==> flow/design.v <==
module debounc_1 (
	clk,
	n_rst,
	din,
	dout
);
parameter T_20MS = 15'd20_000;  
input clk;
input n_rst;
input din;
output dout;
reg [14:0] cnt;
wire cnt_restart;
reg din_d1;
always @(posedge clk or negedge n_rst)
	if(!n_rst) begin
		din_d1 <= 1'b0;
	end
	else begin
		din_d1 <= din;
	end
assign cnt_restart = (din != din_d1)? 1'b1 : 1'b0;
always @(posedge clk or negedge n_rst)
	if(!n_rst) begin
		cnt <= 15'h0000;
	end
	else begin
		cnt <= (cnt_restart == 1'b1)? T_20MS :
			   (cnt > 15'h0000)? cnt - 15'h0001 : cnt;
	end
reg dout_rdy;
always @(posedge clk or negedge n_rst)
	if(!n_rst) begin
		dout_rdy <= 1'b0;
	end
	else begin
		dout_rdy <= ((cnt == 15'h0000) && (cnt_restart == 1'b0))? din : dout_rdy;
	end	
assign dout = dout_rdy;
endmodule
module debounc_2 (
	clk,
	n_rst,
	din,
	dout
);
parameter T_20MS = 15'd20_000;  
input clk;
input n_rst;
input din;
output dout;
reg [14:0] cnt;
wire cnt_restart;
reg din_d1;
always @(posedge clk or negedge n_rst)
	if(!n_rst) begin
		din_d1 <= 1'b0;
	end
	else begin
		din_d1 <= din;
	end
assign cnt_restart = (din != din_d1)? 1'b1 : 1'b0;
always @(posedge clk or negedge n_rst)
	if(!n_rst) begin
		cnt <= 15'h0000;
	end
	else begin
		 cnt <= ((cnt_restart == 1'b1) && (cnt == 15'h0000))? T_20MS :
            (cnt > 15'h0000)? cnt - 15'h0001 : cnt;
	end
reg dout_rdy;
always @(posedge clk or negedge n_rst)
   if(!n_rst) begin
      dout_rdy <= 1'b0;
   end
   else begin
      dout_rdy <= (cnt == T_20MS)? din_d1 : dout_rdy;
   end   assign dout = dout_rdy;
endmodule
module debounc_3 (
	clk,
	n_rst,
	din,
	dout
);
parameter T_20MS = 15'd20_000;  
input clk;
input n_rst;
input din;
output dout;
reg [14:0] cnt;
wire cnt_restart;
reg din_d1;
always @(posedge clk or negedge n_rst)
	if(!n_rst) begin
		din_d1 <= 1'b0;
	end
	else begin
		din_d1 <= din;
	end
assign cnt_restart = (din != din_d1)? 1'b1 : 1'b0;
always @(posedge clk or negedge n_rst)
	if(!n_rst) begin
		cnt <= 15'h0000;
	end
	else begin
		 cnt <= ((cnt_restart == 1'b1) && (cnt == 15'h0000))? T_20MS :
            (cnt > 15'h0000)? cnt - 15'h0001 : cnt;
	end
reg dout_rdy;
always @(posedge clk or negedge n_rst)
	if(!n_rst) begin
		dout_rdy <= 1'b0;
	end
	else begin
		dout_rdy <= ((cnt == 15'h0000) && (cnt_restart == 1'b0))? din : dout_rdy;
	end	
assign dout = dout_rdy;
endmodule
module edge_det_p(
    clk,
    n_rst,
    b0,
    b0_on
);
input clk;
input n_rst;
input b0;
output b0_on;
reg b0_d1;
reg b0_d2;
wire b0_on;
always @(posedge clk or negedge n_rst)  
if(!n_rst) begin
    b0_d1 <= 1'b0;
    b0_d2 <= 1'b0;
end
else begin
    b0_d1 <= b0;
    b0_d2 <= b0_d1;
end
assign b0_on = (b0_d1 && !b0_d2) ? 1'b1 : 1'b0;  
endmodule
module led(
  clk,
  n_rst,
  din,
  dout
  );
input clk;
input n_rst;
input din;
output reg dout;
parameter T_1S = 20'd1_000_000; 
reg [19:0] counter; 
reg din_prev; 
always @(posedge clk or negedge n_rst) begin
  if (!n_rst) begin
    counter <= 0;
    dout <= 0;
    din_prev <= 0;
  end 
  else begin
    if (din != din_prev) begin
      counter <= 0;  
      dout <= 1;  
    end 
    else if (counter >= T_1S) begin
      dout <= 0;
      counter <= counter;  
    end 
    else begin
      counter <= counter + 1;  
    end
    din_prev <= din;  
  end
end
endmodule
module doorlock_hdl(
  clk,
  n_rst,
  bt,
  btstar,
  led
);
input clk;
input n_rst;
input [9:0] bt;
input btstar;
output led;
parameter S_IDLE = 3'h0;
parameter S_FIRST = 3'h1;
parameter S_SEC = 3'h2;
parameter S_LAST = 3'h3;
parameter S_OPEN = 3'h4;
parameter S_FAKE = 3'h5;
wire bt_any;
reg [2:0] c_state, n_state;
always @(posedge clk or negedge n_rst)
  if(!n_rst) begin
    c_state <= S_IDLE;
  end
  else begin
    c_state <= n_state;
  end
assign bt_any = (bt == 10'h000)? 1'b0 : 1'b1;
always @(c_state or bt or btstar or bt_any)
  case (c_state)
    S_IDLE : begin
      n_state = (bt[1] == 1'b1)? S_FIRST : c_state;
    end
    S_FIRST : begin
      n_state = (bt[2] == 1'b1)? S_SEC : ((btstar == 1'b1) || (bt_any == 1'b1))? S_IDLE : c_state;
    end
    S_SEC : begin
      n_state = (bt[7] == 1'b1)? S_LAST : (btstar == 1'b1) ? S_IDLE : (bt_any == 1'b1) ? S_FAKE : c_state;
    end
    S_LAST : begin
      n_state = (btstar == 1'b1)? S_OPEN : (bt[7] == 1'b1) ? c_state : (bt_any == 1'b1)? S_FAKE : c_state;
    end
    S_OPEN : begin
      n_state = S_IDLE;
    end
    S_FAKE : begin
      n_state = (bt[7] == 1'b1) ? S_LAST : (btstar == 1'b1) ? S_IDLE : c_state;
    end
    default : begin
      n_state = S_IDLE;
    end
  endcase
assign led = (c_state == S_OPEN)? 1'b1 : 1'b0;
endmodule
module bd_if(
  clk,
  n_rst,
  bt_i,
  btstar_i,
  led_i,
  bt_o,
  btstar_o,
  led_o
  );
parameter T_1S = 20'd1_000_000;
parameter T_20MS = 15'd20_000;
input clk;
input n_rst;
input [9:0] bt_i;
input btstar_i;
input led_i;
output [9:0] bt_o;
output btstar_o;
output led_o;
wire [9:0] dwire;
debounc_1 #(.T_20MS(T_20MS)) u_debounc0(
  .clk(clk),
  .n_rst(n_rst),
  .din(bt_i[0]),
  .dout(dwire[0])
);
edge_det_p u_edgedet_p0 (
  .clk(clk),
  .n_rst(n_rst),
  .b0(dwire[0]),
  .b0_on(bt_o[0])
  );
debounc_1 #(.T_20MS(T_20MS)) u_debounc1(
  .clk(clk),
  .n_rst(n_rst),
  .din(bt_i[1]),
  .dout(dwire[1])
);
edge_det_p u_edgedet_p1 (
  .clk(clk),
  .n_rst(n_rst),
  .b0(dwire[1]),
  .b0_on(bt_o[1])
  );
debounc_2 #(.T_20MS(T_20MS)) u_debounc2(
  .clk(clk),
  .n_rst(n_rst),
  .din(bt_i[2]),
  .dout(dwire[2])
);
edge_det_p u_edgedet_p2 (
  .clk(clk),
  .n_rst(n_rst),
  .b0(dwire[2]),
  .b0_on(bt_o[2])
  );
debounc_2 #(.T_20MS(T_20MS)) u_debounc3(
  .clk(clk),
  .n_rst(n_rst),
  .din(bt_i[3]),
  .dout(dwire[3])
);
edge_det_p u_edgedet_p3 (
  .clk(clk),
  .n_rst(n_rst),
  .b0(dwire[3]),
  .b0_on(bt_o[3])
  );
debounc_2 #(.T_20MS(T_20MS)) u_debounc4(
  .clk(clk),
  .n_rst(n_rst),
  .din(bt_i[4]),
  .dout(dwire[4])
);
edge_det_p u_edgedet_p4 (
  .clk(clk),
  .n_rst(n_rst),
  .b0(dwire[4]),
  .b0_on(bt_o[4])
  );
debounc_2 #(.T_20MS(T_20MS)) u_debounc5(
  .clk(clk),
  .n_rst(n_rst),
  .din(bt_i[5]),
  .dout(dwire[5])
);
edge_det_p u_edgedet_p5 (
  .clk(clk),
  .n_rst(n_rst),
  .b0(dwire[5]),
  .b0_on(bt_o[5])
  );
debounc_3 #(.T_20MS(T_20MS)) u_debounc6(
  .clk(clk),
  .n_rst(n_rst),
  .din(bt_i[6]),
  .dout(dwire[6])
);
edge_det_p u_edgedet_p6 (
  .clk(clk),
  .n_rst(n_rst),
  .b0(dwire[6]),
  .b0_on(bt_o[6])
  );
debounc_3 #(.T_20MS(T_20MS)) u_debounc7(
  .clk(clk),
  .n_rst(n_rst),
  .din(bt_i[7]),
  .dout(dwire[7])
);
edge_det_p u_edgedet_p7(
  .clk(clk),
  .n_rst(n_rst),
  .b0(dwire[7]),
  .b0_on(bt_o[7])
  );
debounc_3 #(.T_20MS(T_20MS)) u_debounc8(
  .clk(clk),
  .n_rst(n_rst),
  .din(bt_i[8]),
  .dout(dwire[8])
);
edge_det_p u_edgedet_p8 (
  .clk(clk),
  .n_rst(n_rst),
  .b0(dwire[8]),
  .b0_on(bt_o[8])
  );
debounc_3 #(.T_20MS(T_20MS)) u_debounc9(
  .clk(clk),
  .n_rst(n_rst),
  .din(bt_i[9]),
  .dout(dwire[9])
);
edge_det_p u_edgedet_p9 (
  .clk(clk),
  .n_rst(n_rst),
  .b0(dwire[9]),
  .b0_on(bt_o[9])
  );
edge_det_p u_edgedet_pstar (
  .clk(clk),
  .n_rst(n_rst),
  .b0(~btstar_i),
  .b0_on(btstar_o)
  );
led #(.T_1S(T_1S)) u_led(
  .clk(clk),
  .n_rst(n_rst),
  .din(led_i),
  .dout(led_o)
);
endmodule
module top(
	clk,
	n_rst,
	bt,
	btstar,
	led
);
parameter T_1S = 20'd1_000_000;  
parameter T_20MS = 15'd20_000;  
input clk;
input n_rst;
input [9:0] bt;
input btstar;
output led;
wire [9:0] bt_w;
wire btstar_w;
wire led_w;
bd_if #(
	.T_1S(T_1S),
	.T_20MS(T_20MS)
) u_bd_if(
    .clk(clk),
    .n_rst(n_rst),
    .bt_i(bt),
    .btstar_i(btstar),
    .led_i(led_w),
    .bt_o(bt_w),
    .btstar_o(btstar_w),
    .led_o(led)
);
doorlock_hdl u_doorlock(
    .clk(clk),
    .n_rst(n_rst),
    .bt(bt_w),
    .btstar(btstar_w),
    .led(led_w)
);
endmodule
* Tool chain data of top
Module top before and after one edit of its RTL, step after step.
Lines under "unedited" count in the file above, lines under "edited" in the edited file.
"change": "edited" minus "unedited" as printed here.
Operators: Yosys type, input widths -> output width; for muxes data width and select width s.
A cell with - has no value.
- Top :: top
- Clock input :: clk
- Library :: sky130hd
- Timing corner :: tt_025C_1v80

* The edit
The edit as a unified diff against the file above.
A script made this edit. It was not meant as an optimisation and need not keep what the design does.
#+begin_src diff
@@ -393,5 +393,5 @@
 );
 parameter T_1S = 20'd1_000_000;  
-parameter T_20MS = 15'd20_000;  
+parameter T_20MS = 15'd15000;  
 input clk;
 input n_rst;
#+end_src

* Word level
Counts by Yosys on the flattened word-level netlist (proc, flatten, opt, wreduce; memories kept). Register bits leave out memories and registers merged into their read ports (data or address). Print and check cells are left out. Cells with the same type and inputs are merged into one.
** Bit counts
- register bits :: unedited 217, edited 217, change 0
- cells after elaboration :: unedited 229, edited 229, change 0
- output and inout port bits :: unedited 1, edited 1, change 0
** Operators by class
- equal/unequal tests :: unedited 25, edited 25, change 0
- muxes and demuxes :: unedited 58, edited 58, change 0
- reductions and logical operators :: unedited 61, edited 61, change 0
- order comparisons :: unedited 11, edited 11, change 0
- bitwise gates (word level) :: unedited 7, edited 7, change 0
- add/sub/neg operators :: unedited 11, edited 11, change 0
** Operator list
- $eq 15x15->1 const B :: unedited 4, edited 0, change -4
- $eq 15x14->1 const B :: unedited 0, edited 4, change +4
- $logic_and 1x1->1 :: unedited 25, edited 25, change 0
- $mux 1 :: unedited 25, edited 25, change 0
- $mux 15 :: unedited 20, edited 20, change 0
- $logic_not 1->1 :: unedited 11, edited 11, change 0
- $ne 1x1->1 :: unedited 11, edited 11, change 0
- $reduce_bool 2->1 :: unedited 11, edited 11, change 0
- $gt 15x1->1 const B :: unedited 10, edited 10, change 0
- $logic_not 15->1 :: unedited 10, edited 10, change 0
- $mux 3 :: unedited 10, edited 10, change 0
- $sub 15x1->15 const B :: unedited 10, edited 10, change 0
- $not 1->1 :: unedited 7, edited 7, change 0
- $eq 3x2->1 const B :: unedited 2, edited 2, change 0
- $eq 3x3->1 const B :: unedited 2, edited 2, change 0
- $mux 20 :: unedited 2, edited 2, change 0
- $ne 2x2->1 const B :: unedited 2, edited 2, change 0
- $ne 3x3->1 const B :: unedited 2, edited 2, change 0
- $add 20x1->20 const B :: unedited 1, edited 1, change 0
- $eq 3x1->1 const B :: unedited 1, edited 1, change 0
- $ge 20x20->1 const B :: unedited 1, edited 1, change 0
- $logic_not 10->1 :: unedited 1, edited 1, change 0
- $logic_not 3->1 :: unedited 1, edited 1, change 0
- $logic_or 1x1->1 :: unedited 1, edited 1, change 0
- $ne 3x2->1 const B :: unedited 1, edited 1, change 0
- $pmux 3 s5 :: unedited 1, edited 1, change 0
- $reduce_and 4->1 :: unedited 1, edited 1, change 0

* Logic depth
Yosys ltp: most cells in a row. Word level: on the elaborated netlist, between registers, memories and ports. Mapped: between sequential cells and ports; inverters and the memories' decode and read muxes count.
** Logic depth
- depth after elaboration :: unedited 9, edited 9, change 0
- ABC_AREA :: unedited 0, edited 0
- gate-level depth with buffers :: unedited 8, edited 9, change +1
- mapped depth without buffers :: unedited 7, edited 7, change 0

* Synthesis result
Yosys stat after the flow's synthesis: flattened, memories mapped to cells. It holds for the ABC_AREA given above (unset counts as 0); a run with the other value may have another netlist.
** Cells by type
- sky130_fd_sc_hd__nor2_1 :: unedited 113, edited 94, change -19
- sky130_fd_sc_hd__a211oi_1 :: unedited 17, edited 31, change +14
- sky130_fd_sc_hd__nand4_1 :: unedited 20, edited 11, change -9
- sky130_fd_sc_hd__or4_1 :: unedited 17, edited 9, change -8
- sky130_fd_sc_hd__nor4b_1 :: unedited 11, edited 3, change -8
- sky130_fd_sc_hd__inv_1 :: unedited 48, edited 41, change -7
- sky130_fd_sc_hd__a21oi_1 :: unedited 52, edited 58, change +6
- sky130_fd_sc_hd__nor3_1 :: unedited 49, edited 55, change +6
- sky130_fd_sc_hd__nand3_1 :: unedited 43, edited 49, change +6
- sky130_fd_sc_hd__o31ai_1 :: unedited 11, edited 5, change -6
- sky130_fd_sc_hd__clkbuf_1 :: unedited 6, edited 12, change +6
- sky130_fd_sc_hd__o21ai_0 :: unedited 49, edited 44, change -5
- sky130_fd_sc_hd__nor4_1 :: unedited 31, edited 26, change -5
- sky130_fd_sc_hd__and2_1 :: unedited 3, edited 8, change +5
- sky130_fd_sc_hd__ha_1 :: unedited 16, edited 20, change +4
- sky130_fd_sc_hd__or3_1 :: unedited 11, edited 15, change +4
- sky130_fd_sc_hd__or3b_2 :: unedited 0, edited 4, change +4
- sky130_fd_sc_hd__mux2i_1 :: unedited 12, edited 9, change -3
The list need not be complete.
** Mapped netlist
- buffer cells :: unedited 9, edited 16, change +7
- standard cells after synthesis :: unedited 1032, edited 1035, change +3
- synthesis area (mm2) :: unedited 0.0103649, edited 0.0104838, change +0.0001189
- mapped flip-flops :: unedited 220, edited 220, change 0
By module: a second synthesis without flattening, with its own total; a netlist apart from the flattened one above.
** Second synthesis, totals
- cell total of the unflattened synthesis :: unedited 1054, edited 1024, change -30
- area (unflattened synthesis) (mm2) :: unedited 0.0113984, edited 0.0108829, change -0.0005155
Each row is one instance without its submodules.
** By module, unedited
- debounc_2 (T_20MS=20000) :: times used 4, area 0.0009134 mm2, cells 82
- debounc_3 (T_20MS=20000) :: times used 4, area 0.0008934 mm2, cells 84
- debounc_1 (T_20MS=20000) :: times used 2, area 0.0009884 mm2, cells 100
- led (T_1S=1000000) :: times used 1, area 0.0011911 mm2, cells 130
- edge_det_p :: times used 11, area 0.0000638 mm2, cells 3
- doorlock_hdl :: times used 1, area 0.0002978 mm2, cells 26
- bd_if (T_1S=1000000, T_20MS=20000) :: times used 1, area 0.0000038 mm2, cells 1
- top :: times used 1, area 0 mm2, cells 0
** By module, edited
- debounc_2 (T_20MS=15000) :: times used 4, area 0.0008708 mm2, cells 82
- debounc_3 (T_20MS=15000) :: times used 4, area 0.0008558 mm2, cells 81
- debounc_1 (T_20MS=15000) :: times used 2, area 0.0008909 mm2, cells 91
- led (T_1S=1000000) :: times used 1, area 0.0011911 mm2, cells 130
- edge_det_p :: times used 11, area 0.0000638 mm2, cells 3
- doorlock_hdl :: times used 1, area 0.0002978 mm2, cells 26
- bd_if (T_1S=1000000, T_20MS=15000) :: times used 1, area 0.0000038 mm2, cells 1
- top :: times used 1, area 0 mm2, cells 0

* Worst setup path after synthesis
OpenSTA on the mapped netlist: ideal clock, no wires. The path of least setup slack (recovery checks aside). Input and output delay are each 20% of the period. Register names are those of the netlist, which keeps one name where synthesis merged equal registers.
** Path post-synthesis
- kind :: unedited input -> register, edited input -> register
- start point :: unedited input port bt[3], edited input port bt[1]
- end point :: unedited register u_bd_if.u_debounc3.cnt[10], edited register u_bd_if.u_debounc1.cnt[7]
- path delay (ps) :: unedited 993, edited 1217, change +224
- input delay (ps) :: unedited 2000, edited 2000, change 0
- slack (ps) :: unedited 7007, edited 6783, change -224
- setup time (ps) :: unedited 125, edited 124, change -1
- arrival (ps) :: unedited 2868, edited 3093, change +225
- driving pins on the path :: unedited 4, edited 5, change +1
- clock period (ps) :: unedited 10000, edited 10000, change 0
- path buffers :: unedited 0, edited 0, change 0
- synthesis period reached (ps) :: unedited 2993, edited 3217, change +224
"path delay" = arrival - input delay + setup time.
"driving pins on the path": output pins that drive a net of the path, with the launching flip-flop's if there is one; two outputs of one cell count as two.
"synthesis period reached" is the clock period less the worst setup slack; recovery checks do not enter. This is arithmetic on one report: input and output delays are still those of the set period (20% each).
Between the ends stands the longest chain of elaborated cells between them, by number of cells; it is not shown to be the way that was timed. Of several equally long chains one is given.
Each line given opens the expression or statement behind the cell; cells for indexed reads and writes are added by Yosys, which also makes memories of some case tables.
Between the ends, post-synthesis, unedited:
- Path through :: sky130_fd_sc_hd__xor2_1 > sky130_fd_sc_hd__nor4b_1 > sky130_fd_sc_hd__nor2_1 > sky130_fd_sc_hd__mux2_2
- Cells in the longest elaborated chain :: 4
- Elaborated cells on any way between the ends :: 5
- RTL lines with such cells :: 2
- Classes of those cells :: eq/ne: 1; mux: 2; reduce/logical: 2
** RTL lines, path post-synthesis, unedited
- from (decl) :: RTL line 398 : input [9:0] bt;
- $ne 1x1->1 :: RTL line 62 : assign cnt_restart = (din != din_d1)? 1'b1 : 1'b0;
- $mux 1 :: RTL line 62
- $logic_and 1x1->1 :: RTL line 68 : cnt <= ((cnt_restart == 1'b1) && (cnt == 15'h0000))? T_20MS :
- $mux 15 :: RTL line 68
- to (assign) :: RTL line 65 : cnt <= 15'h0000;
- to (assign) :: RTL line 68
- to (decl) :: RTL line 52 : reg [14:0] cnt;
Between the ends, post-synthesis, edited:
- Path through :: sky130_fd_sc_hd__xnor2_1 > sky130_fd_sc_hd__nand3_1 > sky130_fd_sc_hd__o21ai_0 > sky130_fd_sc_hd__o21ai_0 > sky130_fd_sc_hd__o31a_1
- Cells in the longest elaborated chain :: 3
- Elaborated cells on any way between the ends :: 4
- RTL lines with such cells :: 2
- Classes of those cells :: eq/ne: 1; mux: 2; reduce/logical: 1
** RTL lines, path post-synthesis, edited
- from (decl) :: RTL line 398 : input [9:0] bt;
- $ne 1x1->1 :: RTL line 22 : assign cnt_restart = (din != din_d1)? 1'b1 : 1'b0;
- $mux 1 :: RTL line 22
- $mux 15 :: RTL line 28 : cnt <= (cnt_restart == 1'b1)? T_20MS :
- to (assign) :: RTL line 25 : cnt <= 15'h0000;
- to (assign) :: RTL line 28
- to (decl) :: RTL line 12 : reg [14:0] cnt;

* Path in the finished layout
From the final timing report of each run of pair 1: the path of least setup slack in the routed layout; clock arrival at registers is part of the times.
The path's times are printed in steps of 10 ps; the period is the one set.
** Path post-layout
- kind :: unedited register -> register, edited register -> register
- start point :: unedited register u_bd_if.u_debounc2.cnt[0], edited register u_bd_if.u_debounc2.cnt[0]
- end point :: unedited register u_bd_if.u_debounc2.cnt[2], edited register u_bd_if.u_debounc2.cnt[9]
- setup time (ps) :: unedited 110, edited 110, change 0
- path buffers :: unedited 0, edited 0, change 0
- driving pins on the path :: unedited 8, edited 8, change 0
- slack (ps) :: unedited 640, edited 910, change +270
- clock period (ps) :: unedited 3440, edited 3440, change 0
- arrival (ps) :: unedited 3200, edited 2950, change -250
Between the ends stands the longest chain of elaborated cells between them, by number of cells; it is not shown to be the way that was timed. Of several equally long chains one is given.
Between the ends, post-layout, unedited:
- Path through :: sky130_fd_sc_hd__dfrtp_1 > sky130_fd_sc_hd__inv_1 > sky130_fd_sc_hd__ha_1 > sky130_fd_sc_hd__or4b_2 > sky130_fd_sc_hd__or2_2 > sky130_fd_sc_hd__nor4_4 > sky130_fd_sc_hd__nor2_1 > sky130_fd_sc_hd__mux2_2
- Cells in the longest elaborated chain :: 3
- Elaborated cells on any way between the ends :: 7
- RTL lines with such cells :: 2
- Classes of those cells :: add/sub: 1; compare: 1; mux: 2; reduce/logical: 3
** RTL lines, path post-layout, unedited
- from (decl) :: RTL line 52 : reg [14:0] cnt;
- from (assign) :: RTL line 65 : cnt <= 15'h0000;
- from (assign) :: RTL line 68 : cnt <= ((cnt_restart == 1'b1) && (cnt == 15'h0000))? T_20MS :
- $sub 15x1->15 :: RTL line 69 : (cnt > 15'h0000)? cnt - 15'h0001 : cnt;
- $mux 15 :: RTL line 69
- $mux 15 :: RTL line 68
- to (assign) :: RTL line 65
- to (assign) :: RTL line 68
- to (decl) :: RTL line 52
Between the ends, post-layout, edited:
- Path through :: sky130_fd_sc_hd__dfrtp_1 > sky130_fd_sc_hd__inv_1 > sky130_fd_sc_hd__ha_1 > sky130_fd_sc_hd__or3b_2 > sky130_fd_sc_hd__or4_1 > sky130_fd_sc_hd__nor2b_2 > sky130_fd_sc_hd__a211oi_1 > sky130_fd_sc_hd__a21o_1
- Cells in the longest elaborated chain :: 3
- Elaborated cells on any way between the ends :: 7
- RTL lines with such cells :: 2
- Classes of those cells :: add/sub: 1; compare: 1; mux: 2; reduce/logical: 3
** RTL lines, path post-layout, edited
- from (decl) :: RTL line 52 : reg [14:0] cnt;
- from (assign) :: RTL line 65 : cnt <= 15'h0000;
- from (assign) :: RTL line 68 : cnt <= ((cnt_restart == 1'b1) && (cnt == 15'h0000))? T_20MS :
- $sub 15x1->15 :: RTL line 69 : (cnt > 15'h0000)? cnt - 15'h0001 : cnt;
- $mux 15 :: RTL line 69
- $mux 15 :: RTL line 68
- to (assign) :: RTL line 65
- to (assign) :: RTL line 68
- to (decl) :: RTL line 52

* Flow runs
Both versions went through the flow (Yosys, OpenROAD) with the same settings in each pair. Constraints: input delay and output delay 20% of the set period each, output load 0.01 pF.
Settings, pair 1:
- period_ns :: 3.44
- CAP_MARGIN :: 20
- CORE_MARGIN :: 2
- CORE_UTILIZATION :: 40
- SLEW_MARGIN :: 20
** Results, pair 1
- power (W) :: unedited 0.006226, edited 0.006778, change +0.000552
- final setup TNS (ps) :: unedited 0, edited 0, change 0
- Yosys chip area after synthesis (mm2) :: unedited 0.0103649, edited 0.0104838, change +0.0001189
- lowest setup slack (ps) :: unedited 640, edited 907, change +267
- utilization in the final report (%) :: unedited 46.8, edited 46.2, change -0.6
- standard-cell area after routing (mm2) :: unedited 0.0118451, edited 0.0119765, change +0.0001314
- period reached (ps) :: unedited 2800, edited 2533, change -267
- die outline area (mm2) :: unedited 0.0272168, edited 0.0275212, change +0.0003044
Settings, pair 2:
- ABC_AREA :: 0
- CELL_PAD_IN_SITES_DETAIL_PLACEMENT :: 1
- CORE_ASPECT_RATIO :: 1.53
- CORE_MARGIN :: 8
- CORE_UTILIZATION :: 16
- HOLD_SLACK_MARGIN :: 0.11
- PLACE_DENSITY :: 0.76
- SETUP_SLACK_MARGIN :: 0.12
- SLEW_MARGIN :: 15
- TNS_END_PERCENT :: 60
- period_ns :: 2.12
- CAP_MARGIN :: 20
** Results, pair 2
- power (W) :: unedited 0.010693, edited 0.01172, change +0.001027
- final setup TNS (ps) :: unedited -2536, edited -181, change +2355
- Yosys chip area after synthesis (mm2) :: unedited 0.0103649, edited 0.0104838, change +0.0001189
- lowest setup slack (ps) :: unedited -232, edited -73, change +159
- utilization in the final report (%) :: unedited 22.1, edited 22.0, change -0.1
- standard-cell area after routing (mm2) :: unedited 0.0141548, edited 0.0143225, change +0.0001677
- period reached (ps) :: unedited 2352, edited 2193, change -159
- smallest hold slack (ps) :: unedited 379, edited 375, change -4
- die outline area (mm2) :: unedited 0.0733654, edited 0.0741571, change +0.0007917
"period reached" = clock period - worst setup slack. The figure is calculated, with input and output delays left at 20% of the set period.
"power" is the tool's figure for a default switching activity; nothing was simulated.
